==> flow/design.v <==
module ADD_step1
  (
   input  [31:0] floating_point1_in,
   input  [31:0] floating_point2_in,
   output 	 sign_shifted,
   output [25:0] frac_shifted,
   output 	 sign_not_shifted,
   output [25:0] frac_not_shifted,
   output [7:0]  exp_max
   );
   reg  [7:0] 	 unsigned_exp_diff;
   reg 		 cmp_out;  
   wire [31:0] 	 floating_point_shift;
   wire [31:0] 	 floating_point_not_shift;
   reg  [31:0] 	 shifted_floating_point;
   int_compare cmp_exponents (
			      .exp1(floating_point1_in[30:23]), 
			      .exp2(floating_point2_in[30:23]),
			      .u_diff(unsigned_exp_diff),
			      .cmp_out(cmp_out)
			      );
   assign floating_point_shift = cmp_out ? floating_point1_in : floating_point2_in;
   assign floating_point_not_shift = cmp_out ? floating_point2_in : floating_point1_in;
   assign exp_max = cmp_out ? floating_point2_in[30:23] : floating_point1_in[30:23];
   right_shift shift_frac_with_smaller_exp (
	       .fraction({1'b1, floating_point_shift[22:0], 2'b0}),
	       .shift_amount(unsigned_exp_diff),
	       .result(frac_shifted)
	       );
   assign frac_not_shifted = {1'b1, floating_point_not_shift[22:0], 2'b0};
   assign sign_not_shifted = floating_point_not_shift[31];
   assign sign_shifted     = floating_point_shift[31];
endmodule
module ADD_step2
  (
   input  [25:0] frac1,
   input         sign1,
   input  [25:0] frac2,
   input         sign2,
   input  [7:0]  exp_max_in, 
   output        sign_out,
   output [25:0] sum,
   output        carry_out,
   output reg [7:0]  exp_max_out
   );
   reg [26:0] 	 frac1_signed;
   reg [26:0] 	 frac2_signed;
   reg [26:0] 	 sum_signed;
   always_comb begin : exp_max_assignment
      if(sum_signed == 0) exp_max_out = 8'b00000000;
      else exp_max_out = exp_max_in;
   end
   u_to_s change_to_signed1(
			    .sign(sign1),
			    .frac_unsigned(frac1),
			    .frac_signed(frac1_signed)
			    );
   u_to_s change_to_signed2(
			    .sign(sign2),
			    .frac_unsigned(frac2),
			    .frac_signed(frac2_signed)
			    );
  adder_26b add_signed_fracs(
			     .frac1(frac1_signed),
			     .frac2(frac2_signed),
			     .sum(sum_signed),
			     .ovf(carry_out)
			     );
   s_to_u change_to_unsigned(
			     .frac_signed(sum_signed),
			     .sign(sign_out),
			     .frac_unsigned(sum)
			     );
endmodule
module ADD_step3
  (
   input 	 ovf_in,
   input 	 unf_in,
   input 	 dz,  
   input 	 inv,
   input [2:0] 	 frm,
   input [7:0] 	 exponent_max_in,
   input 	 sign_in,
   input [25:0]  frac_in,
   input 	 carry_out,
   output [31:0] floating_point_out,
   output [4:0]  flags
   );
   wire        inexact;
   wire        sign;
   wire [7:0]  exponent;
   wire [22:0] frac;
   assign {sign, exponent, frac} = floating_point_out;
   reg [7:0] exp_minus_shift_amount;
   reg [25:0] shifted_frac;
   reg [7:0]  shifted_amount;
   reg [7:0]  exp_out;
   reg        ovf;
   reg        unf;
   left_shift shift_left (
			  .fraction(frac_in),
			  .result(shifted_frac),
			  .shifted_amount(shifted_amount)
			  );
   subtract SUB (
		 .exp1(exponent_max_in),
		 .shifted_amount(shifted_amount),
		 .result(exp_minus_shift_amount)
		 );
   reg [24:0] round_this;
   always_comb begin
      ovf = 0;
      unf = 0;
      if(carry_out == 1) begin
	 round_this = frac_in[25:1];
	 exp_out    = exponent_max_in + 1;
	 if((exponent_max_in == 8'b11111110) && (~unf_in)) ovf = 1;
      end
      else begin
	 round_this = shifted_frac[24:0];
	 exp_out    = exp_minus_shift_amount;
	 if(({1'b0, exponent_max_in} < shifted_amount) && (~ovf_in)) unf = 1;
      end
   end
   reg [31:0] round_out;
   logic round_flag;
   rounder ROUND (
		  .frm(frm),
		  .sign(sign_in),
		  .exp_in(exp_out),
		  .fraction(round_this),
		  .round_out(round_out),
		  .rounded(round_flag)
		  );
   assign inexact                  = ovf_in | ovf | unf_in | unf | round_flag;
   assign flags                    = {inv, dz, (ovf | ovf_in), (unf | unf_in), inexact};
   assign floating_point_out[31]   = round_out[31];
   assign floating_point_out[30:0] = inv    ? 31'b1111111101111111111111111111111 :
				     ovf_in ? 31'b1111111100000000000000000000000 :
				     ovf    ? 31'b1111111100000000000000000000000 :
				     unf_in ? 31'b0000000000000000000000000000000 :
				     unf    ? 31'b0000000000000000000000000000000 :
				     round_out[30:0];
endmodule
module MUL_step1
  (
   input  [31:0] fp1_in,
   input  [31:0] fp2_in,
   output        sign1,
   output        sign2,
   output [7:0]  exp1,
   output [7:0]  exp2,
   output [25:0] product,
   output        carry_out
   );
   assign sign1 = fp1_in[31];
   assign sign2 = fp2_in[31];
   assign exp1  = fp1_in[30:23];
   assign exp2  = fp2_in[30:23];
   mul_26b MUL (
		.frac_in1({1'b1, fp1_in[22:0], 2'b00}),
		.frac_in2({1'b1, fp2_in[22:0], 2'b00}),
		.frac_out(product),
		.overflow(carry_out)
		);
endmodule  
module MUL_step2
  (
   input        sign1,
   input        sign2,
   input  [7:0] exp1,
   input  [7:0] exp2,
   output       sign_out,
   output [7:0] sum_exp,
   output reg   ovf,
   output reg   unf,
   input        carry
   );
   adder_8b add_EXPs(
		     .carry(carry),
		     .exp1(exp1),
		     .exp2(exp2),
		     .sum(sum_exp),
		     .ovf(ovf),
		     .unf(unf)
		     );
   assign sign_out = sign1 ^ sign2;
endmodule
module int_compare(
	input      [7:0] exp1,
	input      [7:0] exp2,
	output     [7:0] u_diff,
	output reg       cmp_out
);
wire [8:0] u_exp1 = {1'b0, exp1};
wire [8:0] u_exp2 = {1'b0, exp2}; 
reg  [8:0] diff;
assign u_diff = diff[7:0];
always_comb begin 
	diff = u_exp1 - u_exp2;
	case(diff[8]) 
		1'b0: cmp_out = 1'b0;
		1'b1: begin
		      cmp_out = 1'b1; 
		      diff = -diff;
		      end
	endcase
end 
endmodule
module right_shift(
	input      [25:0] fraction,
	input      [7:0]  shift_amount,
	output reg [25:0] result
);
	always_comb begin
		case(shift_amount)
			0 : result = fraction;
			1 : result =  {1'd0, fraction[25:1]}; 
			2 : result =  {2'd0, fraction[25:2]};
			3 : result =  {3'd0, fraction[25:3]};
			4 : result =  {4'd0, fraction[25:4]};
			5 : result =  {5'd0, fraction[25:5]};
			6 : result =  {6'd0, fraction[25:6]};
			7 : result =  {7'd0, fraction[25:7]};
			8 : result =  {8'd0, fraction[25:8]};
			9 : result =  {9'd0, fraction[25:9]};
			10: result = {10'd0, fraction[25:10]}; 
			11: result = {11'd0, fraction[25:11]};
			12: result = {12'd0, fraction[25:12]};
			13: result = {13'd0, fraction[25:13]};
			14: result = {14'd0, fraction[25:14]};
			15: result = {15'd0, fraction[25:15]};
			16: result = {16'd0, fraction[25:16]};
			17: result = {17'd0, fraction[25:17]};
			18: result = {18'd0, fraction[25:18]};
			19: result = {19'd0, fraction[25:19]};
			20: result = {20'd0, fraction[25:20]};
			21: result = {21'd0, fraction[25:21]};
			22: result = {22'd0, fraction[25:22]};
			23: result = {23'd0, fraction[25:23]};
			24: result = {24'd0, fraction[25:24]};
			25: result = {25'd0, fraction[25]};
		   default: result = 26'd0;
	        endcase
	end
endmodule
module u_to_s(
	input             sign,
	input      [25:0] frac_unsigned,
	output reg [26:0] frac_signed
);
always_comb begin
	frac_signed = {1'b0, frac_unsigned};
	if(sign == 1) begin
		frac_signed = -frac_signed;
	end
end
endmodule
module s_to_u(
	input      [26:0] frac_signed,
	output reg        sign,
	output     [25:0] frac_unsigned
);
reg [26:0] rfrac_signed;
assign frac_unsigned = rfrac_signed[25:0];
always_comb begin
        sign = 0;
	rfrac_signed = frac_signed;
	if(frac_signed[26] == 1) begin
		rfrac_signed = -frac_signed;
		sign         = 1;
	end
end
endmodule
module adder_26b(
	input      [26:0] frac1,
	input      [26:0] frac2, 
	output reg [26:0] sum, 
	output reg        ovf
);
always_comb begin 
   sum = frac1 + frac2;
   ovf = 0;
   if(frac1[26] == 1 && frac2[26]== 1 && sum[26] == 0) begin
      ovf = 1;
      sum[26] = 1;
   end
   if(frac1[26] == 0 && frac2[26]== 0 && sum[26] == 1) begin
      ovf = 1;
      sum[26] = 0;
   end
end
endmodule
module mul_26b
(
 input  [25:0] frac_in1,
 input  [25:0] frac_in2,
 output [25:0] frac_out,
 output        overflow
 );
   reg 	[51:0] frac_out_52b;
   assign overflow = frac_out_52b[51];
   assign frac_out = frac_out_52b[50:25];
   always_comb begin : MULTIPLY
      frac_out_52b = frac_in1 * frac_in2;
   end
endmodule   
module adder_8b(
	input carry,
	input [7:0]  exp1,
	input [7:0]  exp2, 
	output [7:0] sum, 
	output 	     ovf,
	output 	     unf
);
   reg [7:0] 	     r_exp1;
   reg [7:0] 	     r_exp2;
   reg [7:0] 	     r_sum;
   always_comb begin
      r_exp1 = exp1 - 8'b10000000;
      r_exp2 = exp2 - 8'b10000000;
      r_sum  = r_exp1 + r_exp2;
   end
   assign sum = (exp1 + exp2) - 8'b10000000;  
   assign ovf = r_sum[7] && ~r_exp1[7] && ~r_exp2[7];
   assign unf = ((carry != 1) || (sum != 8'b11111111)) && (~r_sum[7] && r_exp1[7] && r_exp2[7]);
endmodule
module subtract
(
 input  [7:0] exp1,
 input  [7:0] shifted_amount,
 output [7:0] result
);
   reg [8:0]  u_exp1;
   reg [8:0]  u_shifted_amount;
   reg [8:0]  u_result;
always_comb   begin
   u_exp1           = {1'b0, exp1};
   u_shifted_amount = {1'b0,shifted_amount};
   u_result         = u_exp1 - u_shifted_amount;
end
   assign result = u_result[7:0];
endmodule  
module rounder(
	       input      [2:0]  frm,
	       input 		 sign,
	       input      [7:0]  exp_in,
	       input      [24:0] fraction,
	       output reg [31:0] round_out,
	       output            rounded
	       );
   reg        round_amount;
   localparam RNE = 3'b000;
   localparam RZE = 3'b001;
   localparam RDN = 3'b010;
   localparam RUP = 3'b011;
   localparam RMM = 3'b100;
   always_comb begin
      round_amount = 0;
      if(fraction[24:2] != '1) begin
	 if(frm == RNE) begin
	    if(fraction[1:0] == 2'b11)
	      round_amount = 1;
	 end
	 else if(frm == RZE) begin
	    round_amount = 0;
	 end
	 else if(frm == RDN) begin
	 if(sign == 1 && ((fraction[0] == 1) || (fraction[1] == 1)))
	    round_amount = 1;
	 end
	 else if(frm == RUP) begin
	    if(sign == 0 && ((fraction[0] == 1) || (fraction[1] == 1)))
	      round_amount = 1;
	 end
	 else if(frm == RMM) begin
	    if(fraction[1] == 1)
	      round_amount = 1;
	 end
      end  
   end  
   assign rounded   = round_amount;
   assign round_out = {sign, exp_in, fraction[24:2] + round_amount};
endmodule
module left_shift(
	input      [25:0] fraction,
	output reg [25:0] result,
	output reg [7:0] shifted_amount
);
	always_comb begin
	        result = fraction; 
	        shifted_amount = 0;
		casez(fraction) 
			26'b01????????????????????????: begin result = {fraction[24:0], 1'd0}; shifted_amount = 1;  end
			26'b001???????????????????????: begin result = {fraction[23:0], 2'd0}; shifted_amount = 2;  end
			26'b0001??????????????????????: begin result = {fraction[22:0], 3'd0}; shifted_amount = 3;  end 
			26'b00001?????????????????????: begin result = {fraction[21:0], 4'd0}; shifted_amount = 4;  end
			26'b000001????????????????????: begin result = {fraction[20:0], 5'd0}; shifted_amount = 5;  end
			26'b0000001???????????????????: begin result = {fraction[19:0], 6'd0}; shifted_amount = 6;  end
			26'b00000001??????????????????: begin result = {fraction[18:0], 7'd0}; shifted_amount = 7;  end 
			26'b000000001?????????????????: begin result = {fraction[17:0], 8'd0}; shifted_amount = 8;  end
			26'b0000000001????????????????: begin result = {fraction[16:0], 9'd0}; shifted_amount = 9;  end
			26'b00000000001???????????????: begin result = {fraction[15:0],10'd0}; shifted_amount = 10; end
			26'b000000000001??????????????: begin result = {fraction[14:0],11'd0}; shifted_amount = 11; end
			26'b0000000000001?????????????: begin result = {fraction[13:0],12'd0}; shifted_amount = 12; end
			26'b00000000000001????????????: begin result = {fraction[12:0],13'd0}; shifted_amount = 13; end
			26'b000000000000001???????????: begin result = {fraction[11:0],14'd0}; shifted_amount = 14; end
			26'b0000000000000001??????????: begin result = {fraction[10:0],15'd0}; shifted_amount = 15; end
			26'b00000000000000001?????????: begin result = {fraction[9:0], 16'd0}; shifted_amount = 16; end
			26'b000000000000000001????????: begin result = {fraction[8:0], 17'd0}; shifted_amount = 17; end
			26'b0000000000000000001???????: begin result = {fraction[7:0], 18'd0}; shifted_amount = 18; end
			26'b00000000000000000001??????: begin result = {fraction[6:0], 19'd0}; shifted_amount = 19; end
			26'b000000000000000000001?????: begin result = {fraction[5:0], 20'd0}; shifted_amount = 20; end
			26'b0000000000000000000001????: begin result = {fraction[4:0], 21'd0}; shifted_amount = 21; end
			26'b00000000000000000000001???: begin result = {fraction[3:0], 22'd0}; shifted_amount = 22; end
			26'b000000000000000000000001??: begin result = {fraction[2:0], 23'd0}; shifted_amount = 23; end
			26'b0000000000000000000000001?: begin result = {fraction[1:0], 24'd0}; shifted_amount = 24; end
			26'b00000000000000000000000001: begin result = {fraction[0],   25'd0}; shifted_amount = 25; end
		endcase
	end
endmodule
module FPU_top_level
(
 input 	       clk,
 input 	       nrst,
 input  [31:0] floating_point1,
 input  [31:0] floating_point2,
 input  [2:0]  frm,
 input  [6:0]  funct7,
 output [31:0] floating_point_out,
 output [4:0]  flags
 );
   reg [2:0]   frm2;
   reg [2:0]   frm3;
   reg [6:0]   funct7_2;
   reg [6:0]   funct7_3;
   localparam ADD = 7'b0100000;
   localparam MUL = 7'b0000010;
   reg 	       sign_shifted;
   reg [25:0]  frac_shifted;
   reg 	       sign_not_shifted;
   reg [25:0]  frac_not_shifted;
   reg [7:0]   exp_max;
   reg         mul_sign1;
   reg         mul_sign2;
   reg [7:0]   mul_exp1;
   reg [7:0]   mul_exp2;
   reg [25:0]  product;
   reg         mul_carry_out;
   reg [61:0]  step1_to_step2;
   reg [61:0]  nxt_step1_to_step2;
   reg        add_sign_out;
   reg [25:0] add_sum;
   reg 	      add_carry_out;
   reg [7:0]  add_exp_max;
   reg        mul_sign_out;
   reg [7:0]  sum_exp;
   reg        mul_ovf;
   reg        mul_unf;
   reg        inv;
   reg        inv2;
   reg        inv3;
   reg [37:0] step2_to_step3;
   reg [37:0] nxt_step2_to_step3;
        ADD_step1 addStep1(
			   .floating_point1_in(floating_point1),
			   .floating_point2_in(floating_point2),
			   .sign_shifted(sign_shifted),
			   .frac_shifted(frac_shifted),
			   .sign_not_shifted(sign_not_shifted),
			   .frac_not_shifted(frac_not_shifted),
			   .exp_max(exp_max)
			   );
        MUL_step1 mulStep1(
			   .fp1_in(floating_point1),
			   .fp2_in(floating_point2),
			   .sign1(mul_sign1),
			   .sign2(mul_sign2),
			   .exp1(mul_exp1),
			   .exp2(mul_exp2),
			   .product(product),
			   .carry_out(mul_carry_out)
			   );
   always_comb begin : check_for_invalid_op
      inv = 0;
      if(funct7 == ADD) begin
	 if((floating_point1[30:0] == 31'h7F800000) && 
	    (floating_point2[30:0] == 31'h7F800000) && 
	    (floating_point1[31] ^ floating_point2[31])) begin
	        inv = 1;
	 end
      end
      if(funct7 == MUL) begin
	 if(((floating_point1[30:0] == 31'h00000000)  &&
	     (floating_point2[30:0] == 31'h7F800000)) ||
	    ((floating_point1[30:0] == 31'h7F800000)  &&
	     (floating_point2[30:0] == 31'h00000000))) begin
	        inv = 1;
	 end
      end
   end  
   always_comb begin : select_op_step1to2
      nxt_step1_to_step2 = '0;
      case(funct7)
	ADD: begin
	   nxt_step1_to_step2[61]    = sign_shifted;
	   nxt_step1_to_step2[60:35] = frac_shifted;
	   nxt_step1_to_step2[34]    = sign_not_shifted;
	   nxt_step1_to_step2[33:8]  = frac_not_shifted;
	   nxt_step1_to_step2[7:0]   = exp_max;
	end
	MUL: begin
	   nxt_step1_to_step2[61]    = mul_sign1;
	   nxt_step1_to_step2[60]    = mul_sign2;
           nxt_step1_to_step2[59:52] = mul_exp1;
	   nxt_step1_to_step2[51:44] = mul_exp2;
	   nxt_step1_to_step2[43:18] = product;
	   nxt_step1_to_step2[17]    = mul_carry_out;
	end
      endcase  
   end  
   always_ff @ (posedge clk, negedge nrst) begin : STEP1_to_STEP2
      if(nrst == 0) begin
         frm2           <= 0;
	 step1_to_step2 <= 0;
         funct7_2       <= 0;
	 inv2           <= 0;
      end
      else begin
         frm2           <= frm;
	 step1_to_step2 <= nxt_step1_to_step2;
	 funct7_2       <= funct7;
	 inv2           <= inv;
      end
   end 
	 ADD_step2 add_step2 (
			      .frac1(step1_to_step2[60:35]),     
			      .sign1(step1_to_step2[61]),        
			      .frac2(step1_to_step2[33:8]),      
			      .sign2(step1_to_step2[34]),        
			      .exp_max_in(step1_to_step2[7:0]),  
			      .sign_out(add_sign_out),
			      .sum(add_sum),
			      .carry_out(add_carry_out),
			      .exp_max_out(add_exp_max)
			      );
         MUL_step2 mul_step2 (
			      .sign1(step1_to_step2[61]),    
			      .sign2(step1_to_step2[60]),    
			      .exp1(step1_to_step2[59:52]),  
			      .exp2(step1_to_step2[51:44]),  
			      .sign_out(mul_sign_out),
			      .sum_exp(sum_exp),
			      .ovf(mul_ovf),
			      .unf(mul_unf),
			      .carry(step1_to_step2[17])
			      );
   always_comb begin : select_op_step2to3
      nxt_step2_to_step3 = '0;
      case(funct7_2)
	ADD: begin
	   nxt_step2_to_step3[37:36]= 2'b00;
	   nxt_step2_to_step3[35]   = add_sign_out;
	   nxt_step2_to_step3[34:9] = add_sum;
	   nxt_step2_to_step3[8]    = add_carry_out;
	   nxt_step2_to_step3[7:0]  = add_exp_max;
	end
	MUL: begin
	   nxt_step2_to_step3[37]   = mul_ovf;
       	   nxt_step2_to_step3[36]   = mul_unf;	      
	   nxt_step2_to_step3[35]   = mul_sign_out;
	   nxt_step2_to_step3[34:9] = step1_to_step2[43:18];  
	   nxt_step2_to_step3[8]    = step1_to_step2[17];     
	   nxt_step2_to_step3[7:0]  = sum_exp;
	end
      endcase  
   end  
   always_ff @ (posedge clk, negedge nrst) begin : STEP2_to_STEP3
      if(nrst == 0) begin
	 funct7_3       <= 0;
         step2_to_step3 <= 0;
	 frm3           <= 0;
	 inv3           <= 0;
      end
      else begin
	 funct7_3       <= funct7_2;
	 step2_to_step3 <= nxt_step2_to_step3;
	 frm3           <= frm2;
	 inv3           <= inv2;
      end 
   end  
   reg o;
   always_comb begin
      if((step2_to_step3[7:0] == 8'b11111111) && (step2_to_step3[36] == 1'b0) && (step2_to_step3[8] == 0)) o = 1;
      else o = step2_to_step3[37]; 
   end
   ADD_step3 step3 (
		    .ovf_in(o),
		    .unf_in(step2_to_step3[36]),
		    .dz(1'b0),
		    .inv(inv3),
		    .frm(frm3),
		    .exponent_max_in(step2_to_step3[7:0]),
		    .sign_in(step2_to_step3[35]),
		    .frac_in(step2_to_step3[34:9]),
		    .carry_out(step2_to_step3[8]),
		    .floating_point_out(floating_point_out),
		    .flags(flags)
		    );
 endmodule
# Reports on FPU_top_level
# The steps from the RTL of FPU_top_level to its reports follow in flow order.
# Line numbers count from 1 in the design file above.
# Library cell names are shortened.
# A cell with n/a has no value.
dict set report design {
  top_module {FPU_top_level}
  clock_port {clk}
  cell_library {sky130hd}
  corner {tt_025C_1v80}
}

# Elaborated design
# Counts by Yosys on the flattened word-level netlist (proc, flatten, opt, wreduce; memories kept). Register bits leave out memories and registers merged into their read ports (data or address); mux counts leave out enables and synchronous resets folded into registers. Print and check cells are left out. Cells with the same type and inputs are merged into one.
dict set report op_classes {
  n_mux 59
  add_sub_neg 14
  reduce_and_logical 27
  compare 1
  multipliers 1
  n_logic 19
  n_eq 65
}
# op count
set ops {}
lappend ops {{multiplier 24 x 24 -> 48 bit} 1}
lappend ops {{case mux 26 bit (select 26 bit)} 1}
lappend ops {{case mux 25 bit (select 25 bit)} 1}
lappend ops {{two-way mux 31 bit} 5}
lappend ops {{case mux 5 bit (select 25 bit)} 1}
lappend ops {{equality test 8 x 5 -> 1 bit with constant B} 10}
lappend ops {{equality test 8 x 4 -> 1 bit with constant B} 8}
lappend ops {{two-way mux 32 bit} 2}
lappend ops {{case mux 8 bit (select 2 bit)} 4}
lappend ops {{equality test 31 bit with constant B} 2}
lappend ops {{zero test 31 bit} 2}
lappend ops {{negation 26 -> 27 bit} 2}
lappend ops {{two-way mux 27 bit} 2}
lappend ops {{case mux 26 bit (select 2 bit)} 1}
lappend ops {{equality test 8 x 3 -> 1 bit with constant B} 4}
lappend ops {{case mux 16 bit (select 2 bit)} 1}
lappend ops {{two-way mux 8 bit} 4}
lappend ops {{adder 27 bit} 1}
lappend ops {{zero test 27 bit} 1}
lappend ops {{equality test 26 x 1 -> 1 bit with constant B} 1}
lappend ops {{negation 26 bit} 1}
lappend ops {{two-way mux 26 bit} 1}
lappend ops {{two-way mux 1 bit} 26}
lappend ops {{equality test 25 x 1 -> 1 bit with constant B} 1}
lappend ops {{two-way mux 25 bit} 1}
lappend ops {{equality test 24 x 1 -> 1 bit with constant B} 1}
lappend ops {{subtractor 8 bit with constant B} 3}
lappend ops {{adder 23 x 1 -> 23 bit} 1}
# Not listed: further kinds 47, cells in them 97.
dict set report bits {
  register_bits 115
  input_bits 76
  out_inout_bits 37
  word_cells 193
}

# Depth
# Longest topological path by Yosys (ltp), each cell counted once; first at word level (registers and memories cut), then after technology mapping (sequential cells cut; the memories' decode and read muxes count).
dict set report logic_depth {
  word_depth 17
  ABC_AREA 0
  depth_mapped 29
  depth_no_buf 27
}

# Synthesis result
# The flow's flattened synthesis, as Yosys stat reports it; memories are mapped. The netlist is that of the ABC_AREA named above (0 if unset); the other value can give another one.
# The area totals of this step are shown rounded.
# type count area_total_um2
set types {}
lappend types {fa_1 489 9.79E+03}
lappend types {ha_1 228 2.85E+03}
lappend types {dfrtp_1 113 2.83E+03}
lappend types {inv_1 637 2.39E+03}
lappend types {nand2_1 518 1.94E+03}
lappend types {and2_1 256 1.6E+03}
lappend types {clkbuf_1 286 1073.53}
lappend types {xnor2_1 108 945.907}
lappend types {o21ai_0 171 855.821}
lappend types {o22ai_1 128 800.768}
lappend types {a21oi_1 156 780.749}
lappend types {nor2_1 170 638.112}
lappend types {xor2_1 52 455.437}
lappend types {mux2i_1 40 400.384}
lappend types {nor3_1 70 350.336}
lappend types {nand3_1 65 325.312}
lappend types {nor4_1 52 325.312}
lappend types {a21o_1 30 225.216}
# Other cell types: 78; their cells: 651.
dict set report mapped {
  flip_flops 113
  seq_area_um2 2800
  cells 4220
  yosys_area_um2 34000
  buffers 313
}
# The figures by module come from a second, unflattened synthesis with its own total; it is not the netlist above.
dict set report unflattened {
  cells_unflattened 4545
  hier_area_um2 39000
}
# Rows give one instance, submodules left out.
# mod instances seq_area_um2 n_cells area_um2
set by_module {}
lappend by_module {mul_26b 1 0.0 2323 21000}
lappend by_module {FPU_top_level 1 2900 279 4100}
lappend by_module {left_shift 1 0.0 539 3200}
lappend by_module {right_shift 1 0.0 460 3100}
lappend by_module {adder_26b 1 0.0 203 1400}
lappend by_module {u_to_s 2 0.0 86 680}
lappend by_module {ADD_step3 1 0.0 131 1100}
lappend by_module {ADD_step1 1 0.0 67 870}
lappend by_module {s_to_u 1 0.0 76 600}
lappend by_module {rounder 1 0.0 80 580}
lappend by_module {adder_8b 1 0.0 59 520}
lappend by_module {int_compare 1 0.0 68 490}
lappend by_module {subtract 1 0.0 48 330}
lappend by_module {ADD_step2 1 0.0 19 170}
# Further modules, not shown: 2.

# Timing after synthesis
# Path of least setup slack by OpenSTA after synthesis, without wires, with an ideal clock, recovery checks aside; 20% of the period is set as input and as output delay. Where synthesis merged equal registers, the netlist keeps one of their names.
dict set report synth_path {
  kind {input-to-reg}
  start {input floating_point2[4]}
  end {register step1_to_step2[17]}
  n_path_buf 2
  arrival_time_ns 8.737
  clock_period_ns 10.0
  delay_ns 6.875
  path_stages 29
  in_delay_ns 2.000
  slack_ns 1.125
  t_required_ns 9.862
  t_first_pin_ns 2.000
  setup_ns 0.138
  synth_period_reached_ns 8.875
}
# "delay_ns" is the arrival time less input delay plus setup time.
# "path_stages": output pins that drive a net of the path, with the launching flip-flop's if there is one; two outputs of one cell count as two.
# "synth_period_reached_ns" = period - worst setup slack (recovery checks aside). The figure is calculated, with input and output delays left at 20% of the set period.
# Between the ends stands the longest chain of elaborated cells between them, by number of cells; it is not shown to be the way that was timed. Of several equally long chains one is given.
# Each line given opens the expression or statement behind the cell; cells for indexed reads and writes are added by Yosys, which also makes memories of some case tables.
dict set report synth_via {
  cell_sequence {clkbuf_1 > clkbuf_1 > nand2_1 > fa_1 > inv_1 > fa_1 > inv_1 > fa_1 > inv_1 > fa_1 > inv_1 > fa_1 > inv_1 > fa_1 > inv_1 > fa_1 > inv_1 > ha_1 > a211oi_1 > o211ai_1 > nand2_1 > o21ai_0 > o21ai_0 > o211ai_1 > a2111oi_0 > o31ai_1 > a21oi_1 > xnor2_1 > o22ai_1}
  elab_chain_cells 2
  cells_between 2
  lines_between 2
  classes_between {mul: 1; mux: 1}
}
# item line
set synth_rtl {}
lappend synth_rtl {{start, declared} 427} ;# input  [31:0] floating_point2,
lappend synth_rtl {{multiplier 24 x 24 -> 48 bit} 305} ;# frac_out_52b = frac_in1 * frac_in2;
lappend synth_rtl {{case mux 1 bit (select 2 bit)} 504} ;# case(funct7)
lappend synth_rtl {{end, assigned} 525} ;# step1_to_step2 <= 0;
lappend synth_rtl {{end, assigned} 531} ;# step1_to_step2 <= nxt_step1_to_step2;
lappend synth_rtl {{end, declared} 450} ;# reg [61:0]  step1_to_step2;

# Worst path after layout
# Path of least setup slack in the final report of job 1 (OpenROAD, finished layout, wires in). Where an end is a register, its clock arrival counts in the times.
dict set report layout_path {
  kind {input-to-reg}
  start {input floating_point2[4]}
  end {register step1_to_step2[17]}
  slack_ns 1.49
  clock_period_ns 12.7
  setup_ns 0.14
  path_stages 27
  in_delay_ns 2.54
  n_path_buf 2
  t_first_pin_ns 2.54
  arrival_time_ns 11.51
  t_required_ns 13.00
}
# Between the ends stands the longest chain of elaborated cells between them, by number of cells; it is not shown to be the way that was timed. Of several equally long chains one is given.
dict set report layout_via {
  cell_sequence {clkdlybuf4s50_1 > buf_4 > nand2_1 > fa_1 > inv_1 > fa_1 > inv_1 > fa_1 > fa_1 > inv_1 > fa_1 > fa_1 > inv_1 > fa_1 > inv_1 > ha_1 > a22oi_1 > o211ai_1 > nand2_1 > o21ai_0 > o21ai_0 > o211ai_1 > a2111oi_0 > o31ai_1 > a21oi_1 > xnor2_1 > o22ai_1}
  elab_chain_cells 2
  cells_between 2
  lines_between 2
  classes_between {mul: 1; mux: 1}
}
# item line
set layout_rtl {}
lappend layout_rtl {{start, declared} 427} ;# input  [31:0] floating_point2,
lappend layout_rtl {{multiplier 24 x 24 -> 48 bit} 305} ;# frac_out_52b = frac_in1 * frac_in2;
lappend layout_rtl {{case mux 1 bit (select 2 bit)} 504} ;# case(funct7)
lappend layout_rtl {{end, assigned} 525} ;# step1_to_step2 <= 0;
lappend layout_rtl {{end, assigned} 531} ;# step1_to_step2 <= nxt_step1_to_step2;
lappend layout_rtl {{end, declared} 450} ;# reg [61:0]  step1_to_step2;

Appendix: measured runs

Settings and measured results of 2 stored flow runs for module FPU_top_level (sky130hd), not sorted in any way. The constraints put input and output delay at 20% of the set period each and load the outputs with 0.01 pF.
"achievedPeriod_ns": clock period set for the run, less the worst setup slack. It is reckoned from that one timing run; input and output delays stay at 20% of the period that was set.
"total_power_w" rests on the timing tool's default activity at the inputs, not on a simulated workload.
The measured numbers are rounded.

[flow] job 1: files
==> flow/run.sh <==
#!/bin/bash
# the make line also repeats the synthesis and layout settings of config.mk as NAME=value (left out here)
make -C /OpenROAD-flow-scripts/flow DESIGN_CONFIG=/design/flow/config.mk WORK_HOME=/design/flow/orfs CLKGATE_MAP_FILE= finish
==> flow/config.mk <==
export PLATFORM = sky130hd
export DESIGN_NAME = FPU_top_level
export DESIGN_NICKNAME = FPU_top_level
export VERILOG_FILES = /design/flow/design.v
export SDC_FILE = /design/flow/constraint.sdc
export NUM_CORES = 4
export LEC_CHECK = 0
export ABC_AREA = 0
export CAP_MARGIN = 30
export CORE_ASPECT_RATIO = 1.28
export CORE_MARGIN = 6
export CORE_UTILIZATION = 34
export CTS_CLUSTER_DIAMETER = 153
export CTS_CLUSTER_SIZE = 93
export MAX_ROUTING_LAYER = met4
export MIN_ROUTING_LAYER = met2
export PLACE_DENSITY_LB_ADDON = 0.03
export SLEW_MARGIN = 15
==> flow/constraint.sdc <==
create_clock -name core_clock -period 12.7 [get_ports {clk}]
set_input_delay 2.5400 -clock core_clock [delete_from_list [all_inputs] [get_ports {clk}]]
set_output_delay 2.5400 -clock core_clock [all_outputs]
set_load 0.01 [all_outputs]

[flow] job 1: metrics
[metrics] design_die_area_um2 = 110000
[metrics] ws_setup_ns = 1.5
[metrics] total_power_w = 0.011
[metrics] util_pct = 38
[metrics] achievedPeriod_ns = 11.207
[metrics] synth_area_um2 = 34000

[flow] job 2: files
==> flow/run.sh <==
#!/bin/bash
# the make line also repeats the synthesis and layout settings of config.mk as NAME=value (left out here)
make -C /OpenROAD-flow-scripts/flow DESIGN_CONFIG=/design/flow/config.mk WORK_HOME=/design/flow/orfs CLKGATE_MAP_FILE= finish
==> flow/config.mk <==
export PLATFORM = sky130hd
export DESIGN_NAME = FPU_top_level
export DESIGN_NICKNAME = FPU_top_level
export VERILOG_FILES = /design/flow/design.v
export SDC_FILE = /design/flow/constraint.sdc
export NUM_CORES = 4
export LEC_CHECK = 0
export ABC_AREA = 0
export CAP_MARGIN = 30
export CELL_PAD_IN_SITES_DETAIL_PLACEMENT = 2
export CORE_ASPECT_RATIO = 1.28
export CORE_MARGIN = 6
export CORE_UTILIZATION = 67
export CTS_CLUSTER_DIAMETER = 153
export CTS_CLUSTER_SIZE = 93
export MAX_ROUTING_LAYER = met4
export MIN_ROUTING_LAYER = met2
export PLACE_DENSITY_LB_ADDON = 0.03
export SLEW_MARGIN = 15
==> flow/constraint.sdc <==
create_clock -name core_clock -period 12.7 [get_ports {clk}]
set_input_delay 2.5400 -clock core_clock [delete_from_list [all_inputs] [get_ports {clk}]]
set_output_delay 2.5400 -clock core_clock [all_outputs]
set_load 0.01 [all_outputs]

[flow] job 2: not finished: placement ended with a tool error
